==> flow/design.v <==
module apb_slave (
  input  logic        PCLK,
  input  logic        PRESETn,
  input  logic [31:0] PADDR,
  input  logic        PSEL,
  input  logic        PENABLE,
  input  logic        PWRITE,
  input  logic [31:0] PWDATA,
  output logic [31:0] PRDATA,
  output logic        PREADY,
  output logic        PSLVERR
);
  logic [15:0] [31:0] registers;
  logic [3:0] addr_index;
  logic       addr_valid;
  assign addr_index = PADDR[5:2];
  assign addr_valid = (PADDR[31:6] == 0);
  typedef enum logic [1:0] {
    IDLE,
    SETUP,
    ACCESS
  } apb_state_t;
  apb_state_t current_state, next_state;
  always_ff @(posedge PCLK or negedge PRESETn) begin
    if (!PRESETn) begin
      current_state <= IDLE;
    end else begin
      current_state <= next_state;
    end
  end
  always_comb begin
    case (current_state)
      IDLE: begin
        if (PSEL && !PENABLE)
          next_state = SETUP;
        else
          next_state = IDLE;
      end
      SETUP: begin
        if (PSEL && PENABLE)
          next_state = ACCESS;
        else
          next_state = IDLE;
      end
      ACCESS: begin
        if (PSEL && !PENABLE)
          next_state = SETUP;
        else
          next_state = IDLE;
      end
      default:
        next_state = IDLE;
    endcase
  end
  always_ff @(posedge PCLK or negedge PRESETn) begin
    if (!PRESETn) begin
      for (int i = 0; i < 16; i++)
        registers[i] <= 32'h0;
      PRDATA <= 32'h0;
      PREADY <= 1'b1;   
      PSLVERR <= 1'b0;  
    end
    else begin
      PREADY <= (next_state != SETUP);
      PSLVERR <= 1'b0;
      if (current_state == SETUP && PSEL && PENABLE) begin
        if (!addr_valid) begin
          PSLVERR <= 1'b1;
        end
        else if (!PWRITE) begin
          PRDATA <= registers[addr_index];
        end
      end
      if (current_state == ACCESS && PSEL && PENABLE && addr_valid && PWRITE) begin
        registers[addr_index] <= PWDATA;
      end
    end
  end
endmodule
Appendix: tool output

Step by step through the tools: apb_slave:

Each step is given for the RTL above and for the edited RTL.
Lines under "original" count in the file above, lines under "edited" in the edited file.
"difference": "edited" minus "original" as printed here. "relative change": 100 x difference / "original".
Operators carry their Yosys type and port widths (W data, S select, Z words).
Cell names lack the library's common part.
A cell with n/a has no value.

* top: apb_slave
* clock input: PCLK
* standard-cell library: sky130hd
* library corner: tt_025C_1v80

Edit of the RTL:

The edit as a unified diff against the file above.
The edit is scripted: it alters the design's behaviour and was not made to optimise anything.

```diff
@@ -58,9 +58,7 @@
         registers[i] <= 32'h0;
       PRDATA <= 32'h0;
-      PREADY <= 1'b1;   
       PSLVERR <= 1'b0;  
     end
     else begin
-      PREADY <= (next_state != SETUP);
       PSLVERR <= 1'b0;
       if (current_state == SETUP && PSEL && PENABLE) begin
@@ -77,3 +75,4 @@
     end
   end
+  always_comb PREADY = (next_state != SETUP);
 endmodule
```

After elaboration:

Yosys after proc, flatten, opt, wreduce and memory -nomap, before mapping. Enables and synchronous resets that opt folds into registers are not counted as muxes. Memory bits, and registers merged into a memory's read port (data or address), are not among the register bits. Print and check cells are not counted. Equal cells are merged and count once.

Bit counts
* output and inout bits: original 34, edited 34, difference 0, relative change 0.00%
* flip-flop bits (word level): original 548, edited 547, difference -1, relative change -0.18%
* elaborated cells: original 34, edited 33, difference -1, relative change -2.94%

Operators by class
* bitwise operators: original 4, edited 4, difference 0, relative change 0.00%
* $add $sub $neg: original 1, edited 1, difference 0, relative change 0.00%
* multiplexer cells: original 5, edited 5, difference 0, relative change 0.00%
* eq/ne operators: original 3, edited 3, difference 0, relative change 0.00%
* shift operators: original 3, edited 3, difference 0, relative change 0.00%
* reduce/logical cells: original 13, edited 13, difference 0, relative change 0.00%

Unchanged operator kinds not shown: 20.

Logic depth:

Longest topological path by Yosys (ltp), each cell counted once; first at word level (registers and memories cut), then after technology mapping (sequential cells cut; the memories' decode and read muxes count).

Logic depth
* depth after elaboration: original 5, edited 5, difference 0, relative change 0.00%
* ABC_AREA: original 0, edited 0
* mapped depth: original 12, edited 12, difference 0, relative change 0.00%

Synthesis result:

Yosys stat after the flow's synthesis: flattened, memories mapped to cells. It holds for the ABC_AREA given above (unset counts as 0); a run with the other value may have another netlist.

Synthesis totals
* flip-flops: original 549, edited 548, difference -1, relative change -0.18%
* sequential part of the area (mm²): original 0.0137407, edited 0.0137144, difference -0.0000263, relative change -0.19%
* mapped area (mm²): original 0.0245048, edited 0.0244472, difference -0.0000576, relative change -0.24%
* standard cells after synthesis: original 1518, edited 1517, difference -1, relative change -0.07%

Cells by type
* mux2_2: original 464, edited 532, difference +68, relative change +14.66%
* mux2_1: original 66, edited 13, difference -53, relative change -80.30%
* buf_1: original 21, edited 3, difference -18, relative change -85.71%
* mux2_4: original 14, edited 0, difference -14, relative change -100.00%
* buf_4: original 1, edited 12, difference +11, relative change +1100.00%
* buf_2: original 21, edited 31, difference +10, relative change +47.62%
* clkbuf_1: original 71, edited 77, difference +6, relative change +8.45%
* buf_6: original 17, edited 12, difference -5, relative change -29.41%
* and4_1: original 1, edited 6, difference +5, relative change +500.00%
* nand2_4: original 4, edited 0, difference -4, relative change -100.00%
* nand4b_1: original 0, edited 3, difference +3
* nand3_1: original 4, edited 2, difference -2, relative change -50.00%
* and2_1: original 3, edited 1, difference -2, relative change -66.67%
* or4_1: original 2, edited 0, difference -2, relative change -100.00%
* nand2_1: original 39, edited 38, difference -1, relative change -2.56%
* nor2_1: original 11, edited 12, difference +1, relative change +9.09%
* nor4_1: original 8, edited 7, difference -1, relative change -12.50%
* nand4_1: original 4, edited 5, difference +1, relative change +25.00%

Unchanged cell types not shown: 11.
The list need not be complete.

Worst setup path after synthesis:

Source: OpenSTA report_checks on the synthesized netlist (no wires, ideal clock, input and output delay 20% of the period each), path of least setup slack; recovery checks are left aside. Register names are those of the netlist, which keeps one name where synthesis merged equal registers.

Path after synthesis
* path kind: original input to register, edited input to register
* from: original in PADDR[2], edited in PADDR[3]
* to: original reg registers, edited reg registers
* input delay (ns): original 1.000, edited 1.000, difference 0.000, relative change 0.00%
* driving pins on the path: original 10, edited 11, difference +1, relative change +10.00%
* arrival time (ns): original 3.757, edited 3.693, difference -0.064, relative change -1.70%
* path buffers: original 4, edited 4, difference 0, relative change 0.00%
* path slack (ns): original 1.118, edited 1.182, difference +0.064
* delay of the path (ns): original 2.882, edited 2.818, difference -0.064, relative change -2.22%
* period (ns): original 5.0, edited 5.0, difference 0.0, relative change 0.00%
* synthesis period reached (ns): original 3.882, edited 3.818, difference -0.064, relative change -1.65%

"delay of the path" is the arrival time less input delay plus setup time.
"driving pins on the path": output pins that drive a net of the path, with the launching flip-flop's if there is one; two outputs of one cell count as two.
"synthesis period reached" is the clock period less the worst setup slack; recovery checks do not enter. This is arithmetic on one report: input and output delays are still those of the set period (20% each).
An end named without its bit number is one bit of that signal or, where synthesis recoded a state register, one of its new flip-flops.
Between the ends stands the longest chain of elaborated cells between them, by number of cells; it is not shown to be the way that was timed. Of several equally long chains one is given.
Each line given opens the expression or statement behind the cell; cells for indexed reads and writes are added by Yosys, which also makes memories of some case tables.

On the way, after synthesis, original:
* cells stage by stage: buf_2 > clkbuf_1 > buf_1 > nor3_1 > ha_1 > or4b_4 > nor4_4 > nand2_4 > buf_6 > mux2_4
* cells in the longest elaborated chain: 5

Ends and longest elaborated chain, after synthesis, original
* start: declaration: RTL line 4 `input  logic [31:0] PADDR,`
* $neg A9 Y33: RTL line 75 `registers[addr_index] <= PWDATA;`
* $shift A32 B33 Y512: RTL line 75
* $not A512 Y512: RTL line 75
* $and A512 B512 Y512: RTL line 75
* $or A512 B512 Y512: RTL line 75
* end: assignment: RTL line 75
* end: declaration: RTL line 13 `logic [15:0] [31:0] registers;`

On the way, after synthesis, edited:
* cells stage by stage: clkbuf_1 > clkbuf_1 > clkbuf_1 > inv_1 > ha_1 > nand2b_1 > a2111oi_4 > nand4b_1 > nor3_2 > buf_2 > mux2_2
* cells in the longest elaborated chain: 5

Ends and longest elaborated chain, after synthesis, edited
* start: declaration: RTL line 4 `input  logic [31:0] PADDR,`
* $neg A9 Y33: RTL line 73 `registers[addr_index] <= PWDATA;`
* $shift A32 B33 Y512: RTL line 73
* $not A512 Y512: RTL line 73
* $and A512 B512 Y512: RTL line 73
* $or A512 B512 Y512: RTL line 73
* end: assignment: RTL line 73
* end: declaration: RTL line 13 `logic [15:0] [31:0] registers;`

Worst path after layout:

Path of least setup slack in the final report of each run of set A (OpenROAD, finished layout, wires in). Where an end is a register, its clock arrival counts in the times.

Path post-layout
* path kind: original input to register, edited input to register
* from: original in PADDR[4], edited in PADDR[5]
* to: original reg registers, edited reg registers
* path slack (ns): original 1.25, edited 1.25, difference 0.00
* path buffers: original 1, edited 2, difference +1, relative change +100.00%
* input delay (ns): original 1.00, edited 1.00, difference 0.00, relative change 0.00%
* period (ns): original 5.0, edited 5.0, difference 0.0, relative change 0.00%
* arrival time (ns): original 4.24, edited 4.24, difference 0.00, relative change 0.00%
* driving pins on the path: original 7, edited 8, difference +1, relative change +14.29%

An end named without its bit number is one bit of that signal or, where synthesis recoded a state register, one of its new flip-flops.
Between the ends stands the longest chain of elaborated cells between them, by number of cells; it is not shown to be the way that was timed. Of several equally long chains one is given.

On the way, post-layout, original:
* cells stage by stage: clkdlybuf4s50_1 > nor3_1 > ha_1 > or4b_4 > nor4_4 > nand2_4 > mux2_1
* cells in the longest elaborated chain: 5

Ends and longest elaborated chain, post-layout, original
* start: declaration: RTL line 4 `input  logic [31:0] PADDR,`
* $neg A9 Y33: RTL line 75 `registers[addr_index] <= PWDATA;`
* $shift A32 B33 Y512: RTL line 75
* $not A512 Y512: RTL line 75
* $and A512 B512 Y512: RTL line 75
* $or A512 B512 Y512: RTL line 75
* end: assignment: RTL line 75
* end: declaration: RTL line 13 `logic [15:0] [31:0] registers;`

On the way, post-layout, edited:
* cells stage by stage: clkdlybuf4s50_1 > inv_1 > ha_1 > nor4_1 > nor4b_4 > nand2_2 > buf_12 > mux2_2
* cells in the longest elaborated chain: 5

Ends and longest elaborated chain, post-layout, edited
* start: declaration: RTL line 4 `input  logic [31:0] PADDR,`
* $neg A9 Y33: RTL line 73 `registers[addr_index] <= PWDATA;`
* $shift A32 B33 Y512: RTL line 73
* $not A512 Y512: RTL line 73
* $and A512 B512 Y512: RTL line 73
* $or A512 B512 Y512: RTL line 73
* end: assignment: RTL line 73
* end: declaration: RTL line 13 `logic [15:0] [31:0] registers;`

Flow runs:

Both versions went through the flow (Yosys, OpenROAD) with the same settings in each pair. Constraints: input delay and output delay 20% of the set period each, output load 0.01 pF.

Flow settings, set A:
* CORE_UTILIZATION: 40
* period_ns: 5.0
* CAP_MARGIN: 20
* CORE_MARGIN: 2
* SLEW_MARGIN: 20

Final reports, set A
* worst setup slack after layout (ns): original 1.253, edited 1.251, difference -0.002
* utilization after routing (%): original 47.1, edited 46.9, difference -0.2
* chip area in the Yosys report (mm²): original 0.0245048, edited 0.0244472, difference -0.0000576, relative change -0.24%
* period achieved (ns): original 3.747, edited 3.749, difference +0.002, relative change +0.05%
* total power of the final layout (mW): original 9.573, edited 9.194, difference -0.379, relative change -3.96%
* total negative slack on setup checks (ns): original 0.000, edited 0.000, difference 0.000
* full die area (mm²): original 0.0632573, edited 0.0631115, difference -0.0001458, relative change -0.23%
* standard-cell area of the final layout (mm²): original 0.0285061, edited 0.0282896, difference -0.0002165, relative change -0.76%

Flow settings, set B:
* CAP_MARGIN: 10
* CELL_PAD_IN_SITES_GLOBAL_PLACEMENT: 1
* CORE_UTILIZATION: 24
* GPL_ROUTABILITY_DRIVEN: 0
* GPL_TIMING_DRIVEN: 1
* MAX_ROUTING_LAYER: met5
* MIN_ROUTING_LAYER: met2
* TNS_END_PERCENT: 80
* period_ns: 2.86
* CORE_MARGIN: 2
* SLEW_MARGIN: 20

Final reports, set B
* worst setup slack after layout (ns): original 0.275, edited 0.098, difference -0.177
* utilization after routing (%): original 29.5, edited 29.3, difference -0.2
* chip area in the Yosys report (mm²): original 0.0245048, edited 0.0244472, difference -0.0000576, relative change -0.24%
* period achieved (ns): original 2.585, edited 2.762, difference +0.177, relative change +6.85%
* total power of the final layout (mW): original 16.977, edited 16.275, difference -0.702, relative change -4.14%
* total negative slack on setup checks (ns): original 0.000, edited 0.000, difference 0.000
* full die area (mm²): original 0.104675, edited 0.104432, difference -0.000243, relative change -0.23%
* standard-cell area of the final layout (mm²): original 0.0298799, edited 0.0296972, difference -0.0001827, relative change -0.61%

"period achieved" means the clock period less the worst setup slack. The figure is calculated, with input and output delays left at 20% of the set period.
"total power of the final layout": no workload was simulated; the value follows from the tool's default switching activity.
